==> flow/design.v <==
module adder(
    input [2:0] data,
    output cout,
    output s
);
assign s = data[2] ^ data[1] ^ data[0];
assign cout = data[2] & data[1] | (data[0] & (data[2] ^ data[1]));
endmodule
module BoothBase
(
    input neg,  
    input pos,  
    input neg2, 
    input pos2, 
    input [1:0] x,  
    output p
);
assign p = (neg&~x[1]) | (neg2&~x[0]) | (pos&x[1]) | (pos2&x[0]);
endmodule
module BoothSelectSignal
(
    input [2:0] y,  
    output neg,  
    output pos,  
    output neg2, 
    output pos2  
);
assign neg = (y[2]&~y[1]&y[0]) | (y[2]&y[1]&~y[0]);
assign pos = (~y[2]&~y[1]&y[0]) | (~y[2]&y[1]&~y[0]);
assign neg2 = y[2]&~y[1]&~y[0];
assign pos2 = ~y[2]&y[1]&y[0];
endmodule
module BoothInterBase
(
    input [2:0] y,  
    input [63:0] x,
    output [63:0] p,
    output c  
);
wire neg,pos,neg2,pos2;
BoothSelectSignal u_BoothSelectSignal(
    .y(y),
    .neg(neg),
    .pos(pos),
    .neg2(neg2),
    .pos2(pos2)
);
BoothBase u_BoothBase(
    .neg(neg),
    .pos(pos),
    .neg2(neg2),
    .pos2(pos2),
    .x({x[0],1'b0}),
    .p(p[0])
);
generate
    genvar i;
    for(i=1;i<64;i=i+1) begin
        BoothBase us_BoothBase(
            .neg(neg),
            .pos(pos),
            .neg2(neg2),
            .pos2(pos2),
            .x(x[i:i-1]),
            .p(p[i])
        );
    end
endgenerate
assign c = neg || neg2;
endmodule
module wallace17
(
    input [16:0] in_data,
    input [13:0] cin,
    output [13:0] cout,
    output c,s
);
wire [4:0] first_s;
adder first1 (.data(in_data[04:02]), .cout(cout[0]), .s(first_s[0]));
adder first2 (.data(in_data[07:05]), .cout(cout[1]), .s(first_s[1]));
adder first3 (.data(in_data[10:08]), .cout(cout[2]), .s(first_s[2]));
adder first4 (.data(in_data[13:11]), .cout(cout[3]), .s(first_s[3]));
adder first5 (.data(in_data[16:14]), .cout(cout[4]), .s(first_s[4]));
wire [3:0] second_s;
adder second1 (.data(cin[2:0]                   ), .cout(cout[5]), .s(second_s[0]));
adder second2 (.data({in_data[0],cin[4:3]}      ), .cout(cout[6]), .s(second_s[1]));
adder second3 (.data({first_s[1:0],in_data[1]}  ), .cout(cout[7]), .s(second_s[2]));
adder second4 (.data(first_s[4:2]               ), .cout(cout[8]), .s(second_s[3]));
wire [1:0] third_s;
adder third1 (.data({second_s[0],cin[6:5]} ), .cout(cout[09]), .s(third_s[0]));
adder third2 (.data(second_s[3:1]          ), .cout(cout[10]), .s(third_s[1]));
wire [1:0] fourth_s;
adder fourth1 (.data(cin[9:7]               ), .cout(cout[11]), .s(fourth_s[0]));
adder fourth2 (.data({third_s[1:0],cin[10]} ), .cout(cout[12]), .s(fourth_s[1]));
wire fifth_s;
adder fifth1 (.data({fourth_s[1:0],cin[11]}), .cout(cout[13]), .s(fifth_s));
adder sixth1 (.data({fifth_s,cin[13:12]}), .cout(c), .s(s));
endmodule
module mul
(
    input rst,
    input clk,
    input sign,
    input [31:0] x,
    input [31:0] y,
    output [63:0] result
);
wire [63:0] ex_x;
wire [33:0] ex_y;
assign ex_x = sign ? {{32{x[31]}},x} : {32'b0,x};
assign ex_y = sign ? {{2{y[31]}},y} : {2'b0,y};
wire [16:0] carry;
wire [63:0] part_res [16:0];
BoothInterBase ufirst_BoothInterBase(
        .y({ex_y[1:0],1'b0}), 
        .x(ex_x), 
        .p(part_res[0]), 
        .c(carry[0])
    );
generate
    genvar i;
    for(i=2;i<=32;i=i+2) begin
        BoothInterBase ui_BoothInterBase(
            .y(ex_y[i+1:i-1]),
            .x(ex_x<<i),
            .p(part_res[i>>1]),
            .c(carry[i>>1])
        );
    end
endgenerate
reg [16:0] carry_stage;
reg [16:0] part_res_stage [63:0];
integer m,n;
always @(posedge clk or posedge rst) begin
    if(rst) begin
        carry_stage <= 17'b0;
        for(m=0;m<64;m=m+1) begin
            part_res_stage [m] <= 17'b0;
        end
    end
    else begin
        carry_stage <= carry;
        for(m=0;m<64;m=m+1) begin
            for(n=0;n<17;n=n+1) begin
                part_res_stage[m][n] <= part_res[n][m];
            end
        end
    end
end
wire [13:0] wallace_carry [64:0];
wire [63:0] c_res,s_res;
wallace17 ufirst_wallace17(
        .in_data(part_res_stage[0]), 
        .cin(carry_stage[13:0]), 
        .cout(wallace_carry[1]),
        .c(c_res[0]),
        .s(s_res[0])
    );
generate
    genvar k;
    for(k=1;k<64;k=k+1) begin
        wallace17 ufirst_wallace17(
            .in_data(part_res_stage[k]), 
            .cin(wallace_carry[k]), 
            .cout(wallace_carry[k+1]),
            .c(c_res[k]),
            .s(s_res[k])
        );
    end
endgenerate
assign result = s_res + {c_res[62:0],carry_stage[14]} + carry_stage[15];
endmodule
**Reports on mul**

Tool output for the design above, in the order of the flow.
Lines are those of the file above, counted from 1.
Cell names lack the library's common part.
The mark - stands for no value.

- Top: mul
- Clock: clk
- Library: sky130hd
- Timing corner: tt_025C_1v80

**After elaboration**

Yosys after proc, flatten, opt, wreduce and memory -nomap, before mapping. Enables and synchronous resets that opt folds into registers are not counted as muxes. Print and check cells are not counted. Equal cells are merged and count once.

- Bits in registers: 1104
- Input port bits: 67
- Output and inout bits: 64
- Word-level cells: 10684

- $add $sub $neg: 2
- Mux-type cells: 2
- Bitwise logic cells: 10599
- Reductions and logical operators: 16

Operator list:

| kind | count |
|---|---|
| bitwise AND 1 bit | 5220 |
| OR 1 bit | 3361 |
| bitwise XOR 1 bit | 1920 |
| NOT 1 bit | 98 |
| adder 64 x 1 -> 64 bit | 1 |
| adder 64 bit | 1 |
| 2-to-1 mux 64 bit | 1 |
| 2-to-1 mux 34 bit | 1 |
| logical OR 1 bit | 16 |

**Depth**

Depth = most cells in a row (Yosys ltp): at word level without a register or memory, in the mapped netlist without a sequential cell, where the memories' decode and read muxes count.

- Depth after elaboration: 19
- ABC_AREA: 0
- Mapped depth: 24
- Depth with buffers taken out: 24

**Synthesis result**

The flow's flattened synthesis, as Yosys stat reports it; memories are mapped. The netlist is that of the ABC_AREA named above (0 if unset); the other value can give another one.

Cell types:

| type | count | total area (um^2) |
|---|---|---|
| fa_1 | 782 | 1.57E+04 |
| dfrtp_1 | 593 | 1.48E+04 |
| xor2_1 | 537 | 4.7E+03 |
| inv_1 | 1090 | 4.09E+03 |
| a22oi_1 | 419 | 3.15E+03 |
| o21ai_0 | 505 | 2.53E+03 |
| clkbuf_1 | 314 | 1178.63 |
| ha_1 | 62 | 775.744 |
| a21oi_1 | 118 | 590.566 |
| xnor2_1 | 53 | 464.195 |
| a221o_1 | 46 | 460.442 |
| nand2_1 | 109 | 409.142 |
| nor2_1 | 108 | 405.389 |
| buf_1 | 92 | 345.331 |
| and2_1 | 50 | 312.8 |
| a21o_1 | 27 | 202.694 |
| nor2b_1 | 23 | 143.888 |
| o31ai_1 | 17 | 127.622 |

Other cell types: 57; their cells: 220.

- Cell count: 5165
- Chip area (Yosys): 0.0520724 mm^2
- Sequential part of the area: 0.0148392 mm^2
- Flip-flops: 593
- Buffers: 421

The figures by module come from a second, unflattened synthesis with its own total; it is not the netlist above.

- Cells (unflattened synthesis): 6020
- Area total of the unflattened synthesis: 0.0772729 mm^2

Rows give one instance, submodules left out.

By module:

| module | times used | cells | area (mm^2) | seq. area (mm^2) |
|---|---|---|---|---|
| mul | 1 | 1660 | 0.0313813 | 0.0276265 |
| BoothBase | 1088 | 3 | 0.0000238 | 0 |
| adder | 960 | 1 | 0.00002 | 0 |
| BoothSelectSignal | 17 | 6 | 0.0000375 | 0 |
| BoothInterBase | 17 | 2 | 0.00001 | 0 |
| wallace17 | 64 | 0 | 0 | 0 |

**Worst setup path after synthesis**

OpenSTA on the mapped netlist: ideal clock, no wires. The path of least setup slack (recovery checks aside). Input and output delay are each 20% of the period. Register names are those of the netlist, which keeps one name where synthesis merged equal registers.

- Path type: reg-to-output
- Start: reg part_res_stage[27][14]
- End: out result[57]
- Clock period: 10000 ps
- Output delay: 2000 ps
- Time at the first pin: 0 ps
- Arrival: 7020 ps
- Data required time: 8000 ps
- Path slack: 980 ps
- Path delay: 7020 ps
- Stages on the path: 22
- Synthesis period reached: 9020 ps

"path delay" = arrival - input delay + setup time.
At an output port there is no setup time.
"stages on the path": output pins that drive a net of the path, with the launching flip-flop's if there is one; two outputs of one cell count as two.
"synthesis period reached" is the clock period less the worst setup slack; recovery checks do not enter. This is arithmetic on one report: input and output delays are still those of the set period (20% each).
The rows between start and end are the longest chain of elaborated cells between them; the timing report does not say that the signal goes this way. Where chains are equally long, one stands for them.
A line is the first line of the expression or statement that the cell stems from. Yosys adds cells for indexed reads and writes and turns some case tables into memories.

- Path through: dfrtp_1 -> fa_1 -> fa_1 -> inv_1 -> fa_1 -> inv_1 -> fa_1 -> fa_1 -> inv_1 -> fa_1 -> inv_1 -> ha_1 -> a21oi_1 -> o21ai_1 -> or2_1 -> o211ai_2 -> a31o_2 -> o41ai_2 -> or4b_4 -> a31oi_4 -> o21ai_2 -> xnor2_1
- Cells in the longest elaborated chain: 18
- Elaborated cells between the ends (all ways): 106
- Those cells by class: add/sub: 2; logic: 104

Ends and longest elaborated chain, post-synthesis:

| element | line | source |
|---|---|---|
| start, declared | 132 | `reg [16:0] part_res_stage [63:0];` |
| start, assigned | 138 | `part_res_stage [m] <= 17'b0;` |
| start, assigned | 145 | `part_res_stage[m][n] <= part_res[n][m];` |
| bitwise AND 1 bit | 7 | `assign cout = data[2] & data[1] \| (data[0] & (data[2] ^ data[1]));` |
| OR 1 bit | 7 |  |
| bitwise XOR 1 bit | 7 |  |
| bitwise AND 1 bit | 7 |  |
| OR 1 bit | 7 |  |
| bitwise XOR 1 bit | 7 |  |
| bitwise AND 1 bit | 7 |  |
| (+4 left out) | - |  |
| bitwise AND 1 bit | 7 |  |
| OR 1 bit | 7 |  |
| bitwise XOR 1 bit | 7 |  |
| bitwise AND 1 bit | 7 |  |
| OR 1 bit | 7 |  |
| adder 64 bit | 171 | `assign result = s_res + {c_res[62:0],carry_stage[14]} + carry_stage[15];` |
| adder 64 x 1 -> 64 bit | 171 |  |
| end, declared | 106 | `output [63:0] result` |

**Worst path after layout**

From the final timing report of stored run 1: the path of least setup slack in the routed layout; clock arrival at registers is part of the times.
The path's times are printed in steps of 10 ps; the period is the one set.

- Path type: reg-to-output
- Start: reg part_res_stage[15][8]
- End: out result[63]
- Clock period: 10000 ps
- Output delay: 2000 ps
- Time at the first pin: 680 ps
- Arrival: 7890 ps
- Data required time: 8000 ps
- Path slack: 110 ps
- Stages on the path: 28

The rows between start and end are the longest chain of elaborated cells between them; the timing report does not say that the signal goes this way. Where chains are equally long, one stands for them.

- Path through: dfrtp_1 -> inv_1 -> fa_1 -> inv_1 -> fa_2 -> clkinvlp_4 -> buf_12 -> fa_1 -> inv_1 -> fa_1 -> inv_1 -> fa_1 -> inv_1 -> fa_1 -> ha_1 -> nor2b_4 -> o2111ai_4 -> a21oi_4 -> o2111ai_4 -> a311oi_4 -> buf_6 -> buf_4 -> nor3_2 -> o31ai_4 -> nor4b_4 -> a211oi_2 -> xnor2_1 -> buf_2
- Cells in the longest elaborated chain: 17
- Elaborated cells between the ends (all ways): 109
- Those cells by class: add/sub: 2; logic: 107

Ends and longest elaborated chain, post-layout:

| element | line | source |
|---|---|---|
| start, declared | 132 | `reg [16:0] part_res_stage [63:0];` |
| start, assigned | 138 | `part_res_stage [m] <= 17'b0;` |
| start, assigned | 145 | `part_res_stage[m][n] <= part_res[n][m];` |
| bitwise AND 1 bit | 7 | `assign cout = data[2] & data[1] \| (data[0] & (data[2] ^ data[1]));` |
| OR 1 bit | 7 |  |
| bitwise XOR 1 bit x2 | 6 | `assign s = data[2] ^ data[1] ^ data[0];` |
| bitwise XOR 1 bit | 7 |  |
| bitwise AND 1 bit | 7 |  |
| OR 1 bit | 7 |  |
| bitwise XOR 1 bit x2 | 6 |  |
| bitwise XOR 1 bit | 7 |  |
| bitwise AND 1 bit | 7 |  |
| OR 1 bit | 7 |  |
| bitwise XOR 1 bit | 7 |  |
| bitwise AND 1 bit | 7 |  |
| OR 1 bit | 7 |  |
| adder 64 bit | 171 | `assign result = s_res + {c_res[62:0],carry_stage[14]} + carry_stage[15];` |
| adder 64 x 1 -> 64 bit | 171 |  |
| end, declared | 106 | `output [63:0] result` |

Subject: flow runs of mul

Hi,

Measured data: module mul, platform sky130hd, 5 stored runs of the flow under differing settings, order arbitrary. Input and output delays are each 20% of the period that was set; the output load is 0.01 pF.
"period reached" = clock period - worst setup slack. The figure is calculated, with input and output delays left at 20% of the set period.
By "worst setup path time" is meant the share of the clock period that the worst setup path is allowed (20% is reserved at inputs, 20% at outputs), minus its slack. Clock arrival times at its registers enter into it.
"worst setup path time" is known to 10 ps.

### Stored run 1

Settings: `CORE_ASPECT_RATIO=0.96`, `CORE_MARGIN=6`, `CORE_UTILIZATION=40`, `SLEW_MARGIN=10`, `period_ns=10.0`, `CAP_MARGIN=20`

- Total negative slack: 0 ps
- Utilization after routing: 0.452
- Std-cell area (final layout): 0.0583009 mm^2
- Total die area: 0.138985 mm^2
- Lowest setup slack: 113 ps
- Synthesized cell area: 0.0520724 mm^2
- Period reached: 9887 ps
- Worst setup path time: 7890 ps
- Class of the worst setup path: reg-to-output

### Stored run 2

Settings: `PLACE_DENSITY_LB_ADDON=0.07`, `SETUP_SLACK_MARGIN=0.38`, `period_ns=10.0`, `CAP_MARGIN=20`, `CORE_MARGIN=2`, `CORE_UTILIZATION=40`, `SLEW_MARGIN=20`

- Lowest setup slack: 464 ps
- Worst setup path time: 7540 ps
- Class of the worst setup path: reg-to-output
- Total negative slack: 0 ps
- Synthesized cell area: 0.0520724 mm^2
- Period reached: 9536 ps
- Std-cell area (final layout): 0.0585512 mm^2
- Total die area: 0.133083 mm^2
- Utilization after routing: 0.453

### Stored run 3

Settings: `CAP_MARGIN=5`, `CELL_PAD_IN_SITES_DETAIL_PLACEMENT=1`, `CELL_PAD_IN_SITES_GLOBAL_PLACEMENT=2`, `CORE_ASPECT_RATIO=1.97`, `CORE_UTILIZATION=45`, `MAX_ROUTING_LAYER=met5`, `PLACE_DENSITY_LB_ADDON=0.14`, `SETUP_SLACK_MARGIN=1.32`, `SLEW_MARGIN=15`, `TNS_END_PERCENT=40`, `period_ns=8.65`, `CORE_MARGIN=2`

- Lowest setup slack: -549 ps
- Total negative slack: -7528 ps
- Std-cell area (final layout): 0.0592068 mm^2
- Period reached: 9199 ps
- Utilization after routing: 0.514
- Synthesized cell area: 0.0520724 mm^2
- Total die area: 0.118611 mm^2
- Worst setup path time: 7470 ps
- Class of the worst setup path: reg-to-output

### Stored run 4

Settings: `CORE_UTILIZATION=37`, `period_ns=9.8`, `CAP_MARGIN=20`, `CORE_MARGIN=2`, `SLEW_MARGIN=20`

- Total negative slack: 0 ps
- Total die area: 0.143755 mm^2
- Utilization after routing: 0.416
- Worst setup path time: 7780 ps
- Class of the worst setup path: reg-to-output
- Std-cell area (final layout): 0.058092 mm^2
- Synthesized cell area: 0.0520724 mm^2
- Period reached: 9742 ps
- Lowest setup slack: 58 ps

### Stored run 5

Settings: `CELL_PAD_IN_SITES_GLOBAL_PLACEMENT=2`, `CORE_ASPECT_RATIO=0.92`, `CORE_UTILIZATION=68`, `CTS_CLUSTER_SIZE=31`, `GPL_TIMING_DRIVEN=0`, `PLACE_DENSITY_LB_ADDON=0.07`, `SETUP_SLACK_MARGIN=0.38`, `TNS_END_PERCENT=35`, `period_ns=10.0`, `CAP_MARGIN=20`, `CORE_MARGIN=2`, `SLEW_MARGIN=20`

No results, placement failed with FLW-0024.

Regards
